==> flow/design.v <==
module JAM (
input CLK,
input RST,
output reg [2:0] W,
output reg [2:0] J,
input [6:0] Cost,
output reg [3:0] MatchCount,
output reg [9:0] MinCost,
output reg Valid );
reg [2:0] n_state;
reg [2:0] c_state;
reg [2:0] max_index;
reg [2:0] max;
reg [2:0] sortlist [0:7];
reg directions [0:7];
reg sortable;
reg [2:0] list_index;
reg [9:0] cost_sum;
reg [9:0] cost_min;
parameter IDLE          = 3'd0,
          CAL_COST      = 3'd1,
          MIN_CONFIRM   = 3'd2,
          MOVE          = 3'd3,
          FIN           = 3'd4
;
always@(posedge CLK or posedge RST) begin
    if (RST) c_state <= IDLE;
    else c_state <= n_state;
end
always@(*) begin
    case(c_state)
        IDLE : n_state = CAL_COST;
        CAL_COST : n_state = (W == 3'd7) ? MIN_CONFIRM : c_state;
        MIN_CONFIRM : n_state = MOVE;
        MOVE : n_state = (sortable == 1'b0) ? FIN : CAL_COST;
        default : n_state = c_state;
    endcase
end
always @(posedge CLK or posedge RST) begin
    if(RST) list_index <= 3'd0;
    else if(n_state == CAL_COST) list_index <= list_index + 3'd1;
    else list_index <= 3'd0;
end
always @(posedge CLK or posedge RST) begin
    if(RST)begin
        sortlist[0] <= 3'd0;
        sortlist[1] <= 3'd1;
        sortlist[2] <= 3'd2;
        sortlist[3] <= 3'd3;
        sortlist[4] <= 3'd4;
        sortlist[5] <= 3'd5;
        sortlist[6] <= 3'd6;
        sortlist[7] <= 3'd7;
    end
    else if(c_state == MOVE && sortable == 1'b1)begin
        if(directions[sortlist[max_index]] == 1'b0)begin
            sortlist[max_index] <= sortlist[max_index-1];
            sortlist[max_index-1] <= sortlist[max_index];
        end
        else if(directions[sortlist[max_index]] == 1'b1)begin
            sortlist[max_index] <= sortlist[max_index+1];
            sortlist[max_index+1] <= sortlist[max_index];
        end
    end
end
always @(posedge CLK or posedge RST) begin
    if(RST)begin
        directions[0] <= 1'b0;
        directions[1] <= 1'b0;
        directions[2] <= 1'b0;
        directions[3] <= 1'b0;
        directions[4] <= 1'b0;
        directions[5] <= 1'b0;
        directions[6] <= 1'b0;
        directions[7] <= 1'b0;
    end
    else if(c_state == MOVE && sortable == 1'b1)begin
        directions[sortlist[0]] <= (sortlist[max_index] < sortlist[0]) ? ~directions[sortlist[0]] : directions[sortlist[0]];
        directions[sortlist[1]] <= (sortlist[max_index] < sortlist[1]) ? ~directions[sortlist[1]] : directions[sortlist[1]];
        directions[sortlist[2]] <= (sortlist[max_index] < sortlist[2]) ? ~directions[sortlist[2]] : directions[sortlist[2]];
        directions[sortlist[3]] <= (sortlist[max_index] < sortlist[3]) ? ~directions[sortlist[3]] : directions[sortlist[3]];
        directions[sortlist[4]] <= (sortlist[max_index] < sortlist[4]) ? ~directions[sortlist[4]] : directions[sortlist[4]];
        directions[sortlist[5]] <= (sortlist[max_index] < sortlist[5]) ? ~directions[sortlist[5]] : directions[sortlist[5]];
        directions[sortlist[6]] <= (sortlist[max_index] < sortlist[6]) ? ~directions[sortlist[6]] : directions[sortlist[6]];
        directions[sortlist[7]] <= (sortlist[max_index] < sortlist[7]) ? ~directions[sortlist[7]] : directions[sortlist[7]];
    end
end
always @(*) begin
    begin
        max_index = 3'd0;
        max = 3'd0;
        if(max < sortlist[0] && (directions[sortlist[0]] == 1'b1 && sortlist[0] > sortlist[1]))begin
            max = sortlist[0];
            max_index = 3'd0;
        end
        if(max < sortlist[1] &&((directions[sortlist[1]] == 1'b0 && sortlist[1] > sortlist[0])||(directions[sortlist[1]] == 1'b1 && sortlist[1] > sortlist[2])))begin
            max = sortlist[1];
            max_index = 3'd1;
        end
        if(max < sortlist[2] &&((directions[sortlist[2]] == 1'b0 && sortlist[2] > sortlist[1])||(directions[sortlist[2]] == 1'b1 && sortlist[2] > sortlist[3])))begin
            max = sortlist[2];
            max_index = 3'd2;
        end
        if(max < sortlist[3] &&((directions[sortlist[3]] == 1'b0 && sortlist[3] > sortlist[2])||(directions[sortlist[3]] == 1'b1 && sortlist[3] > sortlist[4])))begin
            max = sortlist[3];
            max_index = 3'd3;
        end
        if(max < sortlist[4] &&((directions[sortlist[4]] == 1'b0 && sortlist[4] > sortlist[3])||(directions[sortlist[4]] == 1'b1 && sortlist[4] > sortlist[5])))begin
            max = sortlist[4];
            max_index = 3'd4;
        end
        if(max < sortlist[5] &&((directions[sortlist[5]] == 1'b0 && sortlist[5] > sortlist[4])||(directions[sortlist[5]] == 1'b1 && sortlist[5] > sortlist[6])))begin
            max = sortlist[5];
            max_index = 3'd5;
        end
        if(max < sortlist[6] &&((directions[sortlist[6]] == 1'b0 && sortlist[6] > sortlist[5])||(directions[sortlist[6]] == 1'b1 && sortlist[6] > sortlist[7])))begin
            max = sortlist[6];
            max_index = 3'd6;
        end
        if(max < sortlist[7] &&((directions[sortlist[7]] == 1'b0 && sortlist[7] > sortlist[6])))begin
            max = sortlist[7];
            max_index = 3'd7;
        end
    end
end
always @(*) begin
    sortable = 1'b0;
    sortable = ( directions[sortlist[0]] == 1'b1 && sortlist[0] > sortlist[1]) ? 1'b1 : sortable;
    sortable = ((directions[sortlist[1]] == 1'b0 && sortlist[1] > sortlist[0])||(directions[sortlist[1]] == 1'b1 && sortlist[1] > sortlist[2])) ? 1'b1 : sortable;
    sortable = ((directions[sortlist[2]] == 1'b0 && sortlist[2] > sortlist[1])||(directions[sortlist[2]] == 1'b1 && sortlist[2] > sortlist[3])) ? 1'b1 : sortable;
    sortable = ((directions[sortlist[3]] == 1'b0 && sortlist[3] > sortlist[2])||(directions[sortlist[3]] == 1'b1 && sortlist[3] > sortlist[4])) ? 1'b1 : sortable;
    sortable = ((directions[sortlist[4]] == 1'b0 && sortlist[4] > sortlist[3])||(directions[sortlist[4]] == 1'b1 && sortlist[4] > sortlist[5])) ? 1'b1 : sortable;
    sortable = ((directions[sortlist[5]] == 1'b0 && sortlist[5] > sortlist[4])||(directions[sortlist[5]] == 1'b1 && sortlist[5] > sortlist[6])) ? 1'b1 : sortable;
    sortable = ((directions[sortlist[6]] == 1'b0 && sortlist[6] > sortlist[5])||(directions[sortlist[6]] == 1'b1 && sortlist[6] > sortlist[7])) ? 1'b1 : sortable;
    sortable = ( directions[sortlist[7]] == 1'b0 && sortlist[7] > sortlist[6]) ? 1'b1 : sortable;
end
always @(posedge CLK or posedge RST) begin
    if(RST) W <= 3'd0;
    else if(c_state == CAL_COST) W <= list_index;
end
always @(*) begin
    J = sortlist[W];
end
always @(posedge CLK or posedge RST) begin
    if(RST) cost_sum <= 10'd0;
    else if(c_state == CAL_COST) cost_sum <= cost_sum + Cost;
    else cost_sum <= 10'd0;
end
always @(posedge CLK or posedge RST) begin
    if(RST) cost_min <= 10'd1023;
    else if(c_state == MIN_CONFIRM) cost_min <= (cost_min > cost_sum) ? cost_sum : cost_min;
end
always @(posedge CLK or posedge RST) begin
    if(RST) MinCost <= 10'd0;
    else if(c_state == FIN) MinCost <= cost_min;
end
always @(posedge CLK or posedge RST) begin
    if(RST) MatchCount <= 4'd0;
    else if(c_state == MIN_CONFIRM)begin
        if(cost_min > cost_sum) MatchCount <= 4'd1;
        else if(cost_min == cost_sum) MatchCount <= MatchCount + 4'd1;
    end
end
always @(posedge CLK or posedge RST) begin
    if(RST) Valid <= 1'b0;
    else if(c_state == FIN) Valid <= 1'b1;
end
endmodule
# Step by step through the tools: JAM
# The steps from the RTL of JAM to its reports follow in flow order.
# Line numbers count from 1 in the design file above.
# Operators carry their Yosys type and port widths (W data, S select, Z words).
# A cell with - has no value.
# inputs
top_module	JAM
clock	CLK
lib	sky130hd
pvt_corner	tt_025C_1v80

# Elaborated design
# Yosys after proc, flatten, opt, wreduce and memory -nomap, before mapping. Print and check cells are not counted. Equal cells are merged and count once.
# op_classes
addsub	5
compare	31
n_eq	113
n_mux	185
logic	15
n_reduce_logical	79
# ops
op	count
$mux W3	67
$eq A3 B3 Y1 const B	57
$pmux W3 S8	4
$mux W1	92
$eq A3 B2 Y1 const B	30
$pmux W1 S8	10
$reduce_bool A8 Y1	8
$pmux W1 S7	8
$eq A3 B1 Y1 const B	16
$lt A3 B3 Y1	15
$logic_not A3 Y1	15
$gt A3 B3 Y1	14
$reduce_and A4 Y1	8
$reduce_bool A3 Y1	8
$logic_and A1 B1 Y1	23
$ne A3 B1 Y1 const B	7
$reduce_and A2 Y1	10
$not A1 Y1	15
$pmux W3 S4	1
$gt A10 B10 Y1	1
$eq A10 B10 Y1	1
$add A10 B7 Y10	1
$mux W10	1
$mux W4	2
$logic_or A1 B1 Y1	6
$add A3 B1 Y3 const B	2
$add A4 B1 Y4 const B	1
$lt A1 B3 Y1 const A	1
# Other operator kinds: 4; their cells: 4.
# word_totals
regBits	76
input_bits	9
output_inout_bits	21
elab_cells	452

# Logic depth
# Yosys ltp: most cells in a row. Word level: on the elaborated netlist, between registers, memories and ports. Mapped: between sequential cells and ports; inverters and the memories' decode and read muxes count.
# depth
word_depth	40
ABC_AREA	0
mapped_depth	72
ltp_nobuf	68

# Mapped cells and area
# Yosys stat after the flow's synthesis: flattened, memories mapped to cells. It holds for the ABC_AREA given above (unset counts as 0); a run with the other value may have another netlist.
# Totals and module areas in this step are rounded.
# synth_totals
stdcells	1158
area_um2	9210
seq_area_um2	1980
ffs	78
n_buf	69
# by_type
cell	count	type_area_um2
sky130_fd_sc_hd__dfrtp_1	55	1376.32
sky130_fd_sc_hd__ha_1	71	888.352
sky130_fd_sc_hd__dfstp_2	23	604.33
sky130_fd_sc_hd__mux2_2	40	450.432
sky130_fd_sc_hd__nand2_1	114	427.91
sky130_fd_sc_hd__mux2i_1	42	420.403
sky130_fd_sc_hd__a21oi_1	66	330.317
sky130_fd_sc_hd__o21ai_0	66	330.317
sky130_fd_sc_hd__nor2_1	72	270.259
sky130_fd_sc_hd__nand3_1	50	250.24
sky130_fd_sc_hd__nor3_1	46	230.221
sky130_fd_sc_hd__clkbuf_1	50	187.68
sky130_fd_sc_hd__inv_1	49	183.926
sky130_fd_sc_hd__a222oi_1	17	170.163
sky130_fd_sc_hd__a21o_1	21	157.651
sky130_fd_sc_hd__and2_1	24	150.144
sky130_fd_sc_hd__nor2b_1	21	131.376
sky130_fd_sc_hd__nand2b_1	19	118.864
# Not listed: further types 75, cells in them 312.

# Timing after synthesis
# Source: OpenSTA report_checks on the synthesized netlist (no wires, ideal clock, input and output delay 20% of the period each), path of least setup slack; recovery checks are left aside. Register names are those of the netlist, which keeps one name where synthesis merged equal registers.
# synth_path
path_type	register -> register
from	reg sortlist[0][2]
to	reg directions[7]
clock_period_ns	16.0
setup_ns	0.090
t_first_pin_ns	0.000
arrival_ns	15.008
t_required_ns	15.910
slack_ns	0.902
delay_ns	15.098
driving_pins	69
n_path_buf	4
period_less_setup_slack_ns	15.098
# "delay_ns" = arrival - input delay + setup time.
# "driving_pins" counts driving pins, that of a launching flip-flop among them; a cell with two outputs on the path counts twice.
# "period_less_setup_slack_ns" = period - worst setup slack (recovery checks aside). The figure is calculated, with input and output delays left at 20% of the set period.
# Between the ends stands the longest chain of elaborated cells between them, by number of cells; it is not shown to be the way that was timed. Of several equally long chains one is given.
# A line is the first line of the expression or statement that the cell stems from. Yosys adds cells for indexed reads and writes and turns some case tables into memories.
# At most two assigning lines are given for a register; there are more.
# Lines with a computed index may be missing from the assigning lines.
# synth_via
path_cell_list	sky130_fd_sc_hd__dfrtp_1 -> sky130_fd_sc_hd__clkbuf_1 -> sky130_fd_sc_hd__mux2i_1 -> sky130_fd_sc_hd__o211ai_1 -> sky130_fd_sc_hd__o21ai_0 -> sky130_fd_sc_hd__nor2_1 -> sky130_fd_sc_hd__nor2_1 -> sky130_fd_sc_hd__a21oi_1 -> sky130_fd_sc_hd__and3_1 -> sky130_fd_sc_hd__ha_1 -> sky130_fd_sc_hd__a21oi_1 -> sky130_fd_sc_hd__nand3_1 -> sky130_fd_sc_hd__mux2i_1 -> sky130_fd_sc_hd__nand2_1 -> sky130_fd_sc_hd__mux2_2 -> sky130_fd_sc_hd__ha_1 -> sky130_fd_sc_hd__o21a_1 -> sky130_fd_sc_hd__a211oi_1 -> (+33 left out) -> sky130_fd_sc_hd__nand4_1 -> sky130_fd_sc_hd__a31oi_1 -> sky130_fd_sc_hd__nor2b_1 -> sky130_fd_sc_hd__a211oi_4 -> sky130_fd_sc_hd__nor4_1 -> sky130_fd_sc_hd__ha_1 -> sky130_fd_sc_hd__a222oi_1 -> sky130_fd_sc_hd__a31o_1 -> sky130_fd_sc_hd__buf_4 -> sky130_fd_sc_hd__clkinv_1 -> sky130_fd_sc_hd__ha_1 -> sky130_fd_sc_hd__nor3_1 -> sky130_fd_sc_hd__o21ai_0 -> sky130_fd_sc_hd__nand2_1 -> sky130_fd_sc_hd__a311oi_1 -> sky130_fd_sc_hd__a41oi_1 -> sky130_fd_sc_hd__or4_1 -> sky130_fd_sc_hd__o221ai_1
elab_chain_cells	39
cells_between	106
cone_classes	compare: 18; eq/ne: 14; mux: 50; logic: 8; reduce/logical: 16
# synth_lines
item	line	text
start, declared	14	reg [2:0] sortlist [0:7];
start, assigned	57	sortlist[max_index] <= sortlist[max_index-1];
start, assigned	61	sortlist[max_index] <= sortlist[max_index+1];
$eq A3 B3 Y1	92	if(max < sortlist[0] && (directions[sortlist[0]] == 1'b1 && sortlist[0] > sortlist[1]))begin
$pmux W1 S8	92
$logic_and A1 B1 Y1 x2	92
$mux W3	92
$lt A3 B3 Y1	96	if(max < sortlist[1] &&((directions[sortlist[1]] == 1'b0 && sortlist[1] > sortlist[0])||(directions[sortlist[1 ...
$logic_and A1 B1 Y1	96
$mux W3	96
(+24 left out)	-
$mux W1	79	directions[sortlist[1]] <= (sortlist[max_index] < sortlist[1]) ? ~directions[sortlist[1]] : directions[sortlis ...
$mux W1	80	directions[sortlist[2]] <= (sortlist[max_index] < sortlist[2]) ? ~directions[sortlist[2]] : directions[sortlis ...
$mux W1	81	directions[sortlist[3]] <= (sortlist[max_index] < sortlist[3]) ? ~directions[sortlist[3]] : directions[sortlis ...
$mux W1	82	directions[sortlist[4]] <= (sortlist[max_index] < sortlist[4]) ? ~directions[sortlist[4]] : directions[sortlis ...
$mux W1	83	directions[sortlist[5]] <= (sortlist[max_index] < sortlist[5]) ? ~directions[sortlist[5]] : directions[sortlis ...
$mux W1	84	directions[sortlist[6]] <= (sortlist[max_index] < sortlist[6]) ? ~directions[sortlist[6]] : directions[sortlis ...
$mux W1	85	directions[sortlist[7]] <= (sortlist[max_index] < sortlist[7]) ? ~directions[sortlist[7]] : directions[sortlis ...
end, assigned	84
end, assigned	85
end, declared	15	reg directions [0:7];

# Path in the finished layout
# From the final timing report of job 1: the path of least setup slack in the routed layout; clock arrival at registers is part of the times.
# layout_path
path_type	register -> register
from	reg sortlist[0][2]
to	reg directions[7]
clock_period_ns	12.4
setup_ns	0.08
t_first_pin_ns	0.37
arrival_ns	13.68
t_required_ns	12.68
slack_ns	-1.00
driving_pins	72
n_path_buf	13
# Between the ends stands the longest chain of elaborated cells between them, by number of cells; it is not shown to be the way that was timed. Of several equally long chains one is given.
# At most two assigning lines are given for a register; there are more.
# Lines with a computed index may be missing from the assigning lines.
# layout_via
path_cell_list	sky130_fd_sc_hd__dfrtp_2 -> sky130_fd_sc_hd__mux2i_1 -> sky130_fd_sc_hd__o211ai_1 -> sky130_fd_sc_hd__o21ai_1 -> sky130_fd_sc_hd__nor2_1 -> sky130_fd_sc_hd__nor2_1 -> sky130_fd_sc_hd__a21oi_2 -> sky130_fd_sc_hd__and3_4 -> sky130_fd_sc_hd__ha_4 -> sky130_fd_sc_hd__a21oi_4 -> sky130_fd_sc_hd__nand2_1 -> sky130_fd_sc_hd__mux2i_4 -> sky130_fd_sc_hd__nand2_2 -> sky130_fd_sc_hd__mux2_4 -> sky130_fd_sc_hd__ha_4 -> sky130_fd_sc_hd__nand2_4 -> sky130_fd_sc_hd__nand3b_1 -> sky130_fd_sc_hd__a21oi_2 -> (+36 left out) -> sky130_fd_sc_hd__buf_4 -> sky130_fd_sc_hd__a31oi_2 -> sky130_fd_sc_hd__nor2_1 -> sky130_fd_sc_hd__nor2_1 -> sky130_fd_sc_hd__o31ai_2 -> sky130_fd_sc_hd__ha_2 -> sky130_fd_sc_hd__a222oi_1 -> sky130_fd_sc_hd__buf_4 -> sky130_fd_sc_hd__a31o_4 -> sky130_fd_sc_hd__clkinv_8 -> sky130_fd_sc_hd__ha_4 -> sky130_fd_sc_hd__nor3_4 -> sky130_fd_sc_hd__o21ai_1 -> sky130_fd_sc_hd__nand2_1 -> sky130_fd_sc_hd__a311oi_4 -> sky130_fd_sc_hd__a41oi_2 -> sky130_fd_sc_hd__or4_4 -> sky130_fd_sc_hd__o221ai_2
elab_chain_cells	39
cells_between	106
cone_classes	compare: 18; eq/ne: 14; mux: 50; logic: 8; reduce/logical: 16
# layout_lines
item	line	text
start, declared	14	reg [2:0] sortlist [0:7];
start, assigned	57	sortlist[max_index] <= sortlist[max_index-1];
start, assigned	61	sortlist[max_index] <= sortlist[max_index+1];
$eq A3 B3 Y1	92	if(max < sortlist[0] && (directions[sortlist[0]] == 1'b1 && sortlist[0] > sortlist[1]))begin
$pmux W1 S8	92
$logic_and A1 B1 Y1 x2	92
$mux W3	92
$lt A3 B3 Y1	96	if(max < sortlist[1] &&((directions[sortlist[1]] == 1'b0 && sortlist[1] > sortlist[0])||(directions[sortlist[1 ...
$logic_and A1 B1 Y1	96
$mux W3	96
(+24 left out)	-
$mux W1	79	directions[sortlist[1]] <= (sortlist[max_index] < sortlist[1]) ? ~directions[sortlist[1]] : directions[sortlis ...
$mux W1	80	directions[sortlist[2]] <= (sortlist[max_index] < sortlist[2]) ? ~directions[sortlist[2]] : directions[sortlis ...
$mux W1	81	directions[sortlist[3]] <= (sortlist[max_index] < sortlist[3]) ? ~directions[sortlist[3]] : directions[sortlis ...
$mux W1	82	directions[sortlist[4]] <= (sortlist[max_index] < sortlist[4]) ? ~directions[sortlist[4]] : directions[sortlis ...
$mux W1	83	directions[sortlist[5]] <= (sortlist[max_index] < sortlist[5]) ? ~directions[sortlist[5]] : directions[sortlis ...
$mux W1	84	directions[sortlist[6]] <= (sortlist[max_index] < sortlist[6]) ? ~directions[sortlist[6]] : directions[sortlis ...
$mux W1	85	directions[sortlist[7]] <= (sortlist[max_index] < sortlist[7]) ? ~directions[sortlist[7]] : directions[sortlis ...
end, assigned	84
end, assigned	85
end, declared	15	reg directions [0:7];

# Record of 4 stored runs of the RTL-to-layout flow on JAM, platform sky130hd. The runs are unordered. Constraints: input delay and output delay 20% of the set period each, output load 0.01 pF.
# By "achieved_period_ns" is meant the clock period of the run minus its worst setup slack. This is arithmetic on one report: input and output delays are still those of the set period (20% each).
# "worst_path_time_ns" = time allowed to the worst setup path (clock period - input delay - output delay, where it has them) - its slack; a late launch clock adds to it, a late capture clock takes from it.
# By "power.total_uw" is meant OpenSTA's value without simulated activity: inputs other than the clock are taken to toggle once in ten clock periods, and the tool carries that through the logic.
# The measured numbers are rounded.
# Among the settings, . means not set for that run.
# A result given as . is not shown for that run.
run name	ABC_AREA	CELL_PAD_IN_SITES_DETAIL_PLACEMENT	CORE_ASPECT_RATIO	CORE_MARGIN	CORE_UTILIZATION	CTS_CLUSTER_DIAMETER	PLACE_DENSITY_LB_ADDON	SETUP_SLACK_MARGIN	SLEW_MARGIN	TNS_END_PERCENT	period_ns	CAP_MARGIN	CTS_CLUSTER_SIZE	GPL_ROUTABILITY_DRIVEN	GPL_TIMING_DRIVEN	PLACE_DENSITY	CELL_PAD_IN_SITES_GLOBAL_PLACEMENT	HOLD_SLACK_MARGIN	MAX_ROUTING_LAYER	MIN_ROUTING_LAYER	setup_ws_ns	achieved_period_ns	worst_path_time_ns	critical_path_kind	total_negative_slack_ns	final_util_pct	ws_hold_ns	post_synth_area_um2	final_die_area_um2	power.total_uw	finish.stdcell_area_um2
job 1	0	2	0.81	9	17	95	0.25	0.32	5	80	12.4	20	.	.	.	.	.	.	.	.	-0.998	13.398	13.40	register -> register	-25.1	25.5	0.476	9210	62900	841	13600
job 2	.	.	0.89	3	24	186	.	-0.57	20	.	22.6	20	10	0	1	0.49	.	.	.	.	4.53	18.070	18.07	register -> register	0.000	27.3	0.457	9210	40800	452	10300
job 3	.	.	0.83	6	61	237	.	.	20	.	16.0	20	37	1	0	0.75	3	0.07	met4	.	.	.	.	.	.	.	.	.	.	.	.
job 4	0	2	0.81	9	17	95	0.25	-0.82	5	80	12.4	20	.	1	.	.	.	0.05	.	met2	-1.07	13.473	13.47	register -> register	-30.5	25.4	0.473	9210	62900	880	13500
# Job 3: not finished: placement ended with error GPL-0301
